==> flow/design.v <==
`timescale 1ns / 1ps
module alu(
    input [2:0] funct3_in,    
    input [6:0] opcode_in, funct7_in,
    input [31:0] rs1_value_in, mux_result_in,    
    output reg [31:0] alu_result_out, raw_output
);
    localparam  reg_reg     = 7'b0110011,
                immediate   = 7'b0010011;
    always @(*) begin
        alu_result_out = 32'b0;
        case (opcode_in)
            immediate: begin
                case (funct3_in)
                    3'b000: alu_result_out = rs1_value_in + mux_result_in;
                    3'b001: alu_result_out = rs1_value_in << mux_result_in[4:0];
                    3'b010: alu_result_out = ($signed(rs1_value_in) < $signed(mux_result_in)) ? 1 : 0;
                    3'b011: alu_result_out = (rs1_value_in < mux_result_in) ? 1 : 0;
                    3'b100: alu_result_out = rs1_value_in ^ mux_result_in;
                    3'b101: begin
                        if (mux_result_in[11:5] == 0) alu_result_out = rs1_value_in >> mux_result_in[4:0];
                        else alu_result_out = $signed(rs1_value_in) >>> mux_result_in[4:0];
                    end
                    3'b110: alu_result_out = rs1_value_in | mux_result_in;
                    3'b111: alu_result_out = rs1_value_in & mux_result_in;          
                endcase
            end
            reg_reg: begin
                case (funct3_in)
                    3'b000: begin
                        if (funct7_in == 0) alu_result_out = rs1_value_in + mux_result_in;
                        else alu_result_out = rs1_value_in - mux_result_in;
                    end
                    3'b001: alu_result_out = rs1_value_in << mux_result_in[4:0];
                    3'b010: alu_result_out = ($signed(rs1_value_in) < $signed(mux_result_in)) ? 1 : 0;
                    3'b011: alu_result_out = (rs1_value_in < mux_result_in) ? 1 : 0;
                    3'b100: alu_result_out = rs1_value_in ^ mux_result_in;
                    3'b101: begin
                        if (funct7_in == 0) alu_result_out = rs1_value_in >> mux_result_in[4:0];
                        else alu_result_out = $signed(rs1_value_in) >>> mux_result_in[4:0];
                    end
                    3'b110: alu_result_out = rs1_value_in | mux_result_in;
                    3'b111: alu_result_out = rs1_value_in & mux_result_in;
                endcase             
            end
            default: begin
                alu_result_out = 32'b0;
            end
        endcase
        raw_output = alu_result_out;
    end        
endmodule
`timescale 1ns / 1ps
module decoder(
    input [31:0] instruction,
    output reg imm_sel_out, write_enable_out,
    output reg [2:0] funct3_out,
    output reg [4:0] rd_sel_out, rs1_sel_out, rs2_sel_out,
    output reg [6:0] funct7_out, opcode_out,
    output reg [11:0] imm_value_out
);
    localparam  reg_reg         = 7'b0110011,
                immediate       = 7'b0010011,
                upper_immediate = 7'b0110111,
                store           = 7'b0100011,
                branch          = 7'b1100011,
                jump            = 7'b1101111;
   always @(*) begin
        opcode_out = instruction[6:0];
        funct7_out = instruction[31:25];
        rs2_sel_out = instruction[24:20];
        rs1_sel_out = instruction[19:15];
        funct3_out = instruction[14:12];
        rd_sel_out = instruction[11:7];
        imm_value_out = instruction[31:20];
        imm_sel_out = 0;
        write_enable_out = 0;
        case (opcode_out)
            immediate: begin
                imm_sel_out = 1;
                write_enable_out = 1;             
            end
            reg_reg: begin
                imm_sel_out = 0;
                write_enable_out = 1;
            end
            default: begin
                imm_sel_out = 0;
                write_enable_out = 0;
            end
        endcase
   end
endmodule
`timescale 1ns / 1ps
module mux_alu(
    input imm_sel_in,
    input [11:0] imm_value_in,
    input [31:0] rs2_value_in,
    output [31:0] mux_result_out,
    output [11:0] trace_imm    
);
    assign mux_result_out = (imm_sel_in) ? {{20{imm_value_in[11]}}, imm_value_in} : rs2_value_in;
    assign trace_imm = imm_value_in;
endmodule
`timescale 1ns / 1ps
module raw_handler(
    input clk,
    input write_enable_in, write_enable_in_2,
    input [4:0] rs1_sel_in, rs2_sel_in, rd_write_back_in, rd_write_back_in_2,
    input [31:0] rs1_value_in, rs2_value_in, rd_value_in, rd_wb_value_2,
    output reg [4:0] get_rs1, get_rs2,
    output reg [31:0] rs1_value_out, rs2_value_out    
);
    always @(*) begin
        get_rs1 = rs1_sel_in;
        get_rs2 = rs2_sel_in;
        if (write_enable_in && rd_write_back_in != 5'b00000 && rs1_sel_in == rd_write_back_in) begin
            rs1_value_out = rd_value_in;
        end
        else if (write_enable_in_2 && rd_write_back_in_2 != 5'b00000 && rs1_sel_in == rd_write_back_in_2) begin
            rs1_value_out = rd_wb_value_2;
        end
        else begin
            rs1_value_out = rs1_value_in;
        end
        if (write_enable_in && rd_write_back_in != 5'b00000 && rs2_sel_in == rd_write_back_in) begin
            rs2_value_out = rd_value_in;
        end
        else if (write_enable_in_2 && rd_write_back_in_2 != 5'b00000 && rs2_sel_in == rd_write_back_in_2) begin
            rs2_value_out = rd_wb_value_2;
        end        
        else begin
            rs2_value_out = rs2_value_in;
        end
    end
endmodule
`timescale 1ns / 1ps
module register_file(
    input clk, write_enable_in,
    input [4:0] rd_sel_in, rs1_sel_in, rs2_sel_in,
    input [31:0] write_data_in,
    output reg [31:0] rs1_value_out, rs2_value_out,
    output reg [4:0] trace_rd, trace_rs1, trace_rs2,
    output reg [31:0] trace_write_in
);
    reg [31:0] registers [0:31];
    always @(*) begin
        rs1_value_out = (rs1_sel_in == 5'b00000) ? 32'b0 : registers[rs1_sel_in];
        rs2_value_out = (rs2_sel_in == 5'b00000) ? 32'b0 : registers[rs2_sel_in];
    end
    always @(posedge clk) begin
        if (write_enable_in && rd_sel_in != 5'b00000) begin
            registers[rd_sel_in] <= write_data_in;
        end   
        trace_rd <= rd_sel_in;
        trace_rs1 <= rs1_sel_in;
        trace_rs2 <= rs2_sel_in;
        trace_write_in <= write_data_in;   
    end
endmodule
`timescale 1ns / 1ps
module pipeline_reg_alu(
    input clk,
    input write_enable_in,
    input [4:0] rd_sel_in,
    input [31:0] alu_result_in,
    output reg write_enable_out,
    output reg [4:0] rd_sel_out, rd_write_back_2,
    output reg [31:0] alu_result_out, rd_wb_value_2
);
    always @(posedge clk) begin
        rd_sel_out <= rd_sel_in;
        alu_result_out <= alu_result_in;
        write_enable_out <= write_enable_in;
        rd_write_back_2 <= rd_sel_in;
        rd_wb_value_2 <= alu_result_in;                        
    end
endmodule
`timescale 1ns / 1ps
module pipeline_reg_decoder(
    input clk,
    input write_enable_in,
    input [31:0] mux_result_in, rs1_value_in,
    input [6:0] opcode_in, funct7_in,
    input [4:0] rd_sel_in,
    input [2:0] funct3_in,
    output reg write_enable_out,
    output reg [31:0] mux_result_out, rs1_value_out,
    output reg [6:0] opcode_out, funct7_out,
    output reg [4:0] rd_sel_out, raw_rd,
    output reg [2:0] funct3_out
);
    always @(posedge clk) begin
        write_enable_out <= write_enable_in;
        mux_result_out <= mux_result_in;
        rs1_value_out <= rs1_value_in;
        opcode_out <= opcode_in;
        funct7_out <= funct7_in;
        rd_sel_out <= rd_sel_in;
        funct3_out <= funct3_in;
        raw_rd <= rd_sel_in;  
    end
endmodule
`timescale 1ns / 1ps
module pipeline_reg_instruction(
    input clk,
    input [31:0] instruction_in,
    output reg [31:0] instruction_out,
    output reg [31:0] trace_instruction
);
    always @(posedge clk) begin
        instruction_out <= instruction_in;
        trace_instruction <= instruction_in;
    end
endmodule
`timescale 1ns / 1ps
module program_counter(
    input clk, rst_n,
    output reg [31:0] program_count
);
    always @(posedge clk) begin
        if (!rst_n) begin
            program_count <= 0;
        end
        else begin
            program_count <= program_count + 4;
        end
    end
endmodule
`timescale 1ns / 1ps
module cpu(
    input rst_n, clk,
    input [31:0] imem_insn,
    output [31:0] imem_addr,
    output [31:0] trace_instruction, trace_rd_value,
    output [11:0] trace_imm,
    output [4:0] trace_rd, trace_rs1, trace_rs2
);
    wire        imm_sel,
                write_enable,
                write_enable_reg,
                write_enable_alu;
    wire [31:0] instruction_reg,
                mux_result,
                mux_result_reg,
                rs1_value,
                rs1_value_reg,
                rs2_value,
                rs2_value_reg,
                alu_result,
                alu_result_reg,
                rd_wb_value,
                rd_wb_value_2,
                raw_rs1_value,
                raw_rs2_value;
    wire [11:0] imm_value;
    wire [6:0]  funct7,
                funct7_reg,
                opcode,
                opcode_reg;
    wire [4:0]  rd_sel,
                rd_sel_reg,
                rd_sel_wb,
                rd_write_back,
                rd_write_back_2,
                rs1_sel,
                rs1_sel_reg,
                rs2_sel,
                rs2_sel_reg,
                get_rs1,
                get_rs2;                
    wire [2:0]  funct3,
                funct3_reg;    
    pipeline_reg_instruction pri(
        .clk(clk),
        .instruction_in(imem_insn),
        .instruction_out(instruction_reg),
        .trace_instruction(trace_instruction)
    );
    pipeline_reg_decoder prd(
        .clk(clk),
        .write_enable_in(write_enable),
        .mux_result_in(mux_result),
        .rs1_value_in(raw_rs1_value),
        .opcode_in(opcode),
        .funct7_in(funct7),
        .rd_sel_in(rd_sel),
        .funct3_in(funct3),
        .write_enable_out(write_enable_reg),
        .mux_result_out(mux_result_reg),
        .rs1_value_out(rs1_value_reg),
        .opcode_out(opcode_reg),
        .funct7_out(funct7_reg),
        .rd_sel_out(rd_sel_reg),
        .funct3_out(funct3_reg),
        .raw_rd(rd_write_back)
    );
    pipeline_reg_alu pra(
        .clk(clk),
        .write_enable_in(write_enable_reg),
        .rd_sel_in(rd_sel_reg),
        .alu_result_in(alu_result),
        .write_enable_out(write_enable_alu),
        .rd_sel_out(rd_sel_wb),
        .alu_result_out(alu_result_reg),
        .rd_write_back_2(rd_write_back_2),
        .rd_wb_value_2(rd_wb_value_2)
    );
    program_counter pc(
        .clk(clk),
        .rst_n(rst_n),
        .program_count(imem_addr)
    );
    decoder dcr(
        .instruction(instruction_reg),
        .funct3_out(funct3),
        .funct7_out(funct7),
        .rd_sel_out(rd_sel),
        .rs1_sel_out(rs1_sel),
        .rs2_sel_out(rs2_sel),
        .imm_value_out(imm_value),
        .opcode_out(opcode),
        .imm_sel_out(imm_sel),
        .write_enable_out(write_enable)
    );
    mux_alu mux(
        .imm_sel_in(imm_sel),
        .imm_value_in(imm_value),
        .rs2_value_in(raw_rs2_value),
        .mux_result_out(mux_result),
        .trace_imm(trace_imm)
    );
    alu alu(
        .opcode_in(opcode_reg),
        .funct3_in(funct3_reg),
        .funct7_in(funct7_reg),
        .rs1_value_in(rs1_value_reg),
        .mux_result_in(mux_result_reg),
        .alu_result_out(alu_result),
        .raw_output(rd_wb_value)
    );
    raw_handler rwh(
        .clk(clk),
        .write_enable_in(write_enable_reg),
        .write_enable_in_2(write_enable_alu),
        .rs1_sel_in(rs1_sel),
        .rs2_sel_in(rs2_sel),
        .rd_write_back_in(rd_write_back),
        .rd_write_back_in_2(rd_write_back_2),
        .rs1_value_in(rs1_value),
        .rs2_value_in(rs2_value),
        .rd_value_in(rd_wb_value),
        .rd_wb_value_2(rd_wb_value_2),
        .get_rs1(get_rs1),
        .get_rs2(get_rs2),
        .rs1_value_out(raw_rs1_value),
        .rs2_value_out(raw_rs2_value)
    );
    register_file rgf(
        .clk(clk),
        .write_enable_in(write_enable_alu),
        .rd_sel_in(rd_sel_wb),
        .rs1_sel_in(get_rs1),
        .rs2_sel_in(get_rs2),
        .write_data_in(alu_result_reg),
        .rs1_value_out(rs1_value),
        .rs2_value_out(rs2_value),
        .trace_rd(trace_rd),
        .trace_rs1(trace_rs1),
        .trace_rs2(trace_rs2),
        .trace_write_in(trace_rd_value) 
    );
endmodule
======== Step by step through the tools: cpu ========
The steps from the RTL of cpu to its reports follow in flow order.
Lines are those of the file above, counted from 1.
Library cell names are shortened.
A cell with -- has no value.
inputs
  top module .............................. cpu
  clock ................................... clk
  standard-cell library ................... sky130hd
  corner .................................. tt_025C_1v80

======== After elaboration ========
Yosys after proc, flatten, opt, wreduce and memory -nomap, before mapping. Enables and synchronous resets that opt folds into registers are not counted as muxes. Print and check cells are not counted.
Yosys's memory passes give these memory sizes; they may raise the number of words (mostly to a power of two), join words into wider ones and drop unused or constant bits.
bit counts
  word width x clocked read ports ......... 64
  register bits after elaboration ......... 236
  memories ................................ 1
  input bits .............................. 34
  memory bits (writable) .................. 1024
cells by class
  equal/unequal tests ..................... 15
  bitwise gates (word level) .............. 3
  muxes and demuxes ....................... 20
  reductions and logical operators ........ 14
  order comparisons ....................... 2
  shift-type cells ........................ 3
  add/subtract/negate cells ............... 3
memory list
  name           words  bits a word  rd ports  wr ports  line  RTL
  rgf.registers  32     32           2         1         146   reg [31:0] registers [0:31];
operators by type and width
  kind                                                            count
  32-bit case mux with 8-bit select                               2
  32-bit 2-to-1 mux                                               11
  32-bit < comparator                                             2
  32-bit case mux with 2-bit select                               1
  32-bit by 3-bit adder with 32-bit output with constant B        1
  32-bit adder                                                    1
  32-bit subtractor                                               1
  32-bit AND                                                      1
  32-bit bitwise OR                                               1
  32-bit bitwise XOR                                              1
  32-bit by 5-bit << shifter with 32-bit output                   1
  32-bit by 5-bit >> shifter with 32-bit output                   1
  32-bit by 5-bit >>> shifter with 32-bit output                  1
  5-bit equality test                                             4
  7-bit by 5-bit equality test with 1-bit output with constant B  2
  7-bit by 6-bit equality test with 1-bit output with constant B  2
  7-bit logical NOT                                               2
  3-bit equality test with constant B                             4
  5-bit logical NOT                                               2
  5-bit nonzero test                                              2
  1-bit logical AND                                               6
  3-bit by 2-bit equality test with 1-bit output with constant B  2
  5-bit 2-to-1 mux                                                1
  1-bit 2-to-1 mux                                                5
  3-bit by 1-bit equality test with 1-bit output with constant B  1
  3-bit logical NOT                                               1
  2-bit OR reduction                                              1

======== Logic depth ========
Depth = most cells in a row (Yosys ltp): at word level without a register or memory, in the mapped netlist without a sequential cell, where the memories' decode and read muxes count.
depth
  depth in word-level cells ............... 6
  ABC_AREA ................................ 0
  gate-level depth with buffers ........... 15

======== Mapped cells and area ========
The flow's flattened synthesis, as Yosys stat reports it; memories are mapped. The netlist is that of the ABC_AREA named above (0 if unset); the other value can give another one.
Totals and module areas in this step are rounded.
synthesis totals
  cells in the netlist .................... 4725
  chip area (Yosys) ....................... 64000 sq um
  buffer cells ............................ 373
  flip-flops .............................. 1258
cell types
  type      count  area in all (sq um)
  edfxtp_1  1024   3.07E+04
  mux4_2    376    8.47E+03
  dfxtp_1   234    4.68E+03
  mux2i_1   431    4.31E+03
  a221oi_1  171    1.5E+03
  a21oi_1   246    1.23E+03
  ha_1      98     1.23E+03
  nor2_1    327    1.23E+03
  o21ai_0   236    1.18E+03
  nand2_1   233    874.589
  mux2_2    68     765.734
  clkbuf_1  202    758.227
  a22oi_1   99     743.213
  xnor2_1   53     464.195
  inv_1     113    424.157
  buf_2     76     380.365
  nand3_1   76     380.365
  o211ai_1  46     345.331
Other cell types: 71; their cells: 616.
By module: a second synthesis without flattening, with its own total; a netlist apart from the flattened one above.
second synthesis, totals
  cells (unflattened synthesis) ........... 4901
  area (unflattened synthesis) ............ 67000 sq um
Rows give one instance, submodules left out.
modules
  module                    area (sq um)  times used  cells  seq. area (sq um)
  register_file             49000         1           2611   32000
  alu                       9300          1           1429   0.0
  raw_handler               2300          1           365    0.0
  pipeline_reg_decoder      1800          1           92     1700
  program_counter           1500          1           168    600
  pipeline_reg_alu          1000          1           75     760
  pipeline_reg_instruction  880           1           64     640
  mux_alu                   640           1           50     0.0
  decoder                   380           1           47     0.0
  cpu                       0.0           1           0      0.0

======== Worst setup path after synthesis ========
Source: OpenSTA report_checks on the synthesized netlist (no wires, ideal clock, input and output delay 20% of the period each), path of least setup slack; recovery checks are left aside. Register names are those of the netlist, which keeps one name where synthesis merged equal registers.
timing path post-synthesis
  path kind ............................... flip-flop to flip-flop
  from .................................... reg prd.mux_result_out[2]
  to ...................................... reg prd.mux_result_out[30]
  delay of the path ....................... 3.898 ns
  driving pins on the path ................ 16
  clock period ............................ 5.0 ns
  time at the first pin ................... 0.000 ns
  data arrival time ....................... 3.819 ns
  setup time .............................. 0.079 ns
  setup slack ............................. 1.102 ns
  synthesis period reached ................ 3.898 ns
"delay of the path" is the arrival time less input delay plus setup time.
"driving pins on the path" counts driving pins, that of a launching flip-flop among them; a cell with two outputs on the path counts twice.
"synthesis period reached" = period - worst setup slack (recovery checks aside). The figure is calculated, with input and output delays left at 20% of the set period.
The rows between start and end are the longest chain of elaborated cells between them; the timing report does not say that the signal goes this way. Where chains are equally long, one stands for them.
A line is the first line of the expression or statement that the cell stems from. Yosys adds cells for indexed reads and writes and turns some case tables into memories.
on the way, post-synthesis
  cell sequence ........................... dfxtp_1 -> inv_1 -> buf_1 -> clkbuf_1 -> buf_1 -> ha_1 -> a211oi_1 -> o211ai_1 -> a41oi_2 -> o311a_1 -> o21bai_1 -> a311oi_1 -> xnor2_1 -> a221oi_1 -> or3_1 -> o211ai_1
  cells in the longest elaborated chain ... 6
  elaborated cells on any way between the ends .. 13
  those cells by class .................... 2 x add/sub; 3 x shift; 8 x mux
RTL lines, path post-synthesis
  what                               line  RTL
  start, declared                    188   output reg [31:0] mux_result_out, rs1_value_out,
  start, assigned                    195   mux_result_out <= mux_result_in;
  32-bit subtractor                  32    else alu_result_out = rs1_value_in - mux_result_in;
  32-bit 2-to-1 mux                  31    if (funct7_in == 0) alu_result_out = rs1_value_in + mux_result_in;
  32-bit case mux with 8-bit select  29    case (funct3_in)
  32-bit case mux with 2-bit select  12    case (opcode_in)
  32-bit 2-to-1 mux                  126   if (write_enable_in && rd_write_back_in != 5'b00000 && rs2_sel_in == rd_write_back_in) begin
  32-bit 2-to-1 mux                  102   assign mux_result_out = (imm_sel_in) ? {{20{imm_value_in[11]}}, imm_value_in} : rs2_value_in;
  end, assigned                      195
  end, declared                      188

======== Worst path after layout ========
Path of least setup slack in the final report of run 1 (OpenROAD, finished layout, wires in). Where an end is a register, its clock arrival counts in the times.
timing path post-layout
  path kind ............................... flip-flop to flip-flop
  from .................................... reg prd.mux_result_out[4]
  to ...................................... reg prd.mux_result_out[28]
  time at the first pin ................... 0.74 ns
  data arrival time ....................... 5.21 ns
  setup slack ............................. 2.57 ns
  clock period ............................ 7.13 ns
  driving pins on the path ................ 13
  setup time .............................. 0.10 ns
The rows between start and end are the longest chain of elaborated cells between them; the timing report does not say that the signal goes this way. Where chains are equally long, one stands for them.
on the way, post-layout
  cell sequence ........................... dfxtp_1 -> clkinv_1 -> ha_1 -> nor2_1 -> o21ai_0 -> a21oi_1 -> o21ai_1 -> a2111oi_0 -> or3_1 -> a21oi_1 -> o31ai_1 -> nand2_1 -> a21o_1
  cells in the longest elaborated chain ... 6
  elaborated cells on any way between the ends .. 13
  those cells by class .................... 2 x add/sub; 3 x shift; 8 x mux
RTL lines, path post-layout
  what                               line  RTL
  start, declared                    188   output reg [31:0] mux_result_out, rs1_value_out,
  start, assigned                    195   mux_result_out <= mux_result_in;
  32-bit subtractor                  32    else alu_result_out = rs1_value_in - mux_result_in;
  32-bit 2-to-1 mux                  31    if (funct7_in == 0) alu_result_out = rs1_value_in + mux_result_in;
  32-bit case mux with 8-bit select  29    case (funct3_in)
  32-bit case mux with 2-bit select  12    case (opcode_in)
  32-bit 2-to-1 mux                  126   if (write_enable_in && rd_write_back_in != 5'b00000 && rs2_sel_in == rd_write_back_in) begin
  32-bit 2-to-1 mux                  102   assign mux_result_out = (imm_sel_in) ? {{20{imm_value_in[11]}}, imm_value_in} : rs2_value_in;
  end, assigned                      195
  end, declared                      188

Ticket comment

cpu through Yosys and OpenROAD on sky130hd: 2 stored runs, unordered, with their settings and measured results. The constraints put input and output delay at 20% of the set period each and load the outputs with 0.01 pF.
By "power" is meant OpenSTA's value without simulated activity: inputs other than the clock are taken to toggle once in ten clock periods, and the tool carries that through the logic.
Results are given in rounded form.

======== run 1 ========
==> flow/run.sh <==
#!/bin/bash
# the make line also repeats the synthesis and layout settings of config.mk as NAME=value (left out here)
make -C /OpenROAD-flow-scripts/flow DESIGN_CONFIG=/design/flow/config.mk WORK_HOME=/design/flow/orfs CLKGATE_MAP_FILE= finish
==> flow/config.mk <==
export PLATFORM = sky130hd
export DESIGN_NAME = cpu
export DESIGN_NICKNAME = cpu
export VERILOG_FILES = /design/flow/design.v
export SDC_FILE = /design/flow/constraint.sdc
export NUM_CORES = 4
export LEC_CHECK = 0
export CAP_MARGIN = 20
export CORE_MARGIN = 2
export CORE_UTILIZATION = 63
export CTS_CLUSTER_SIZE = 60
export GPL_TIMING_DRIVEN = 1
export PLACE_DENSITY_LB_ADDON = 0.16
export SETUP_SLACK_MARGIN = 1.38
export SLEW_MARGIN = 20
export TNS_END_PERCENT = 25
==> flow/constraint.sdc <==
create_clock -name core_clock -period 7.13 [get_ports {clk}]
set_input_delay 1.4260 -clock core_clock [delete_from_list [all_inputs] [get_ports {clk}]]
set_output_delay 1.4260 -clock core_clock [all_outputs]
set_load 0.01 [all_outputs]

-------- measured, run 1 --------
  std-cell area (final layout) ............ 72000 sq um
  mapped cell area after synthesis ........ 64000 sq um
  power ................................... 18 mW
  setup total negative slack .............. 0.000 ns
  overall die area ........................ 100000 sq um
  lowest hold slack ....................... 0.35 ns
  worst slack on setup checks ............. 2.6 ns

======== run 2 ========
==> flow/run.sh <==
#!/bin/bash
# the make line also repeats the synthesis and layout settings of config.mk as NAME=value (left out here)
make -C /OpenROAD-flow-scripts/flow DESIGN_CONFIG=/design/flow/config.mk WORK_HOME=/design/flow/orfs CLKGATE_MAP_FILE= finish
==> flow/config.mk <==
export PLATFORM = sky130hd
export DESIGN_NAME = cpu
export DESIGN_NICKNAME = cpu
export VERILOG_FILES = /design/flow/design.v
export SDC_FILE = /design/flow/constraint.sdc
export NUM_CORES = 4
export LEC_CHECK = 0
export CAP_MARGIN = 20
export CORE_MARGIN = 2
export CORE_UTILIZATION = 38
export GPL_TIMING_DRIVEN = 1
export PLACE_DENSITY_LB_ADDON = 0.12
export SETUP_SLACK_MARGIN = 1.76
export SLEW_MARGIN = 20
==> flow/constraint.sdc <==
create_clock -name core_clock -period 6.29 [get_ports {clk}]
set_input_delay 1.2580 -clock core_clock [delete_from_list [all_inputs] [get_ports {clk}]]
set_output_delay 1.2580 -clock core_clock [all_outputs]
set_load 0.01 [all_outputs]

-------- measured, run 2 --------
  std-cell area (final layout) ............ 74000 sq um
  mapped cell area after synthesis ........ 64000 sq um
  power ................................... 22 mW
  setup total negative slack .............. 0.000 ns
  overall die area ........................ 170000 sq um
  lowest hold slack ....................... 0.35 ns
  worst slack on setup checks ............. 1.9 ns
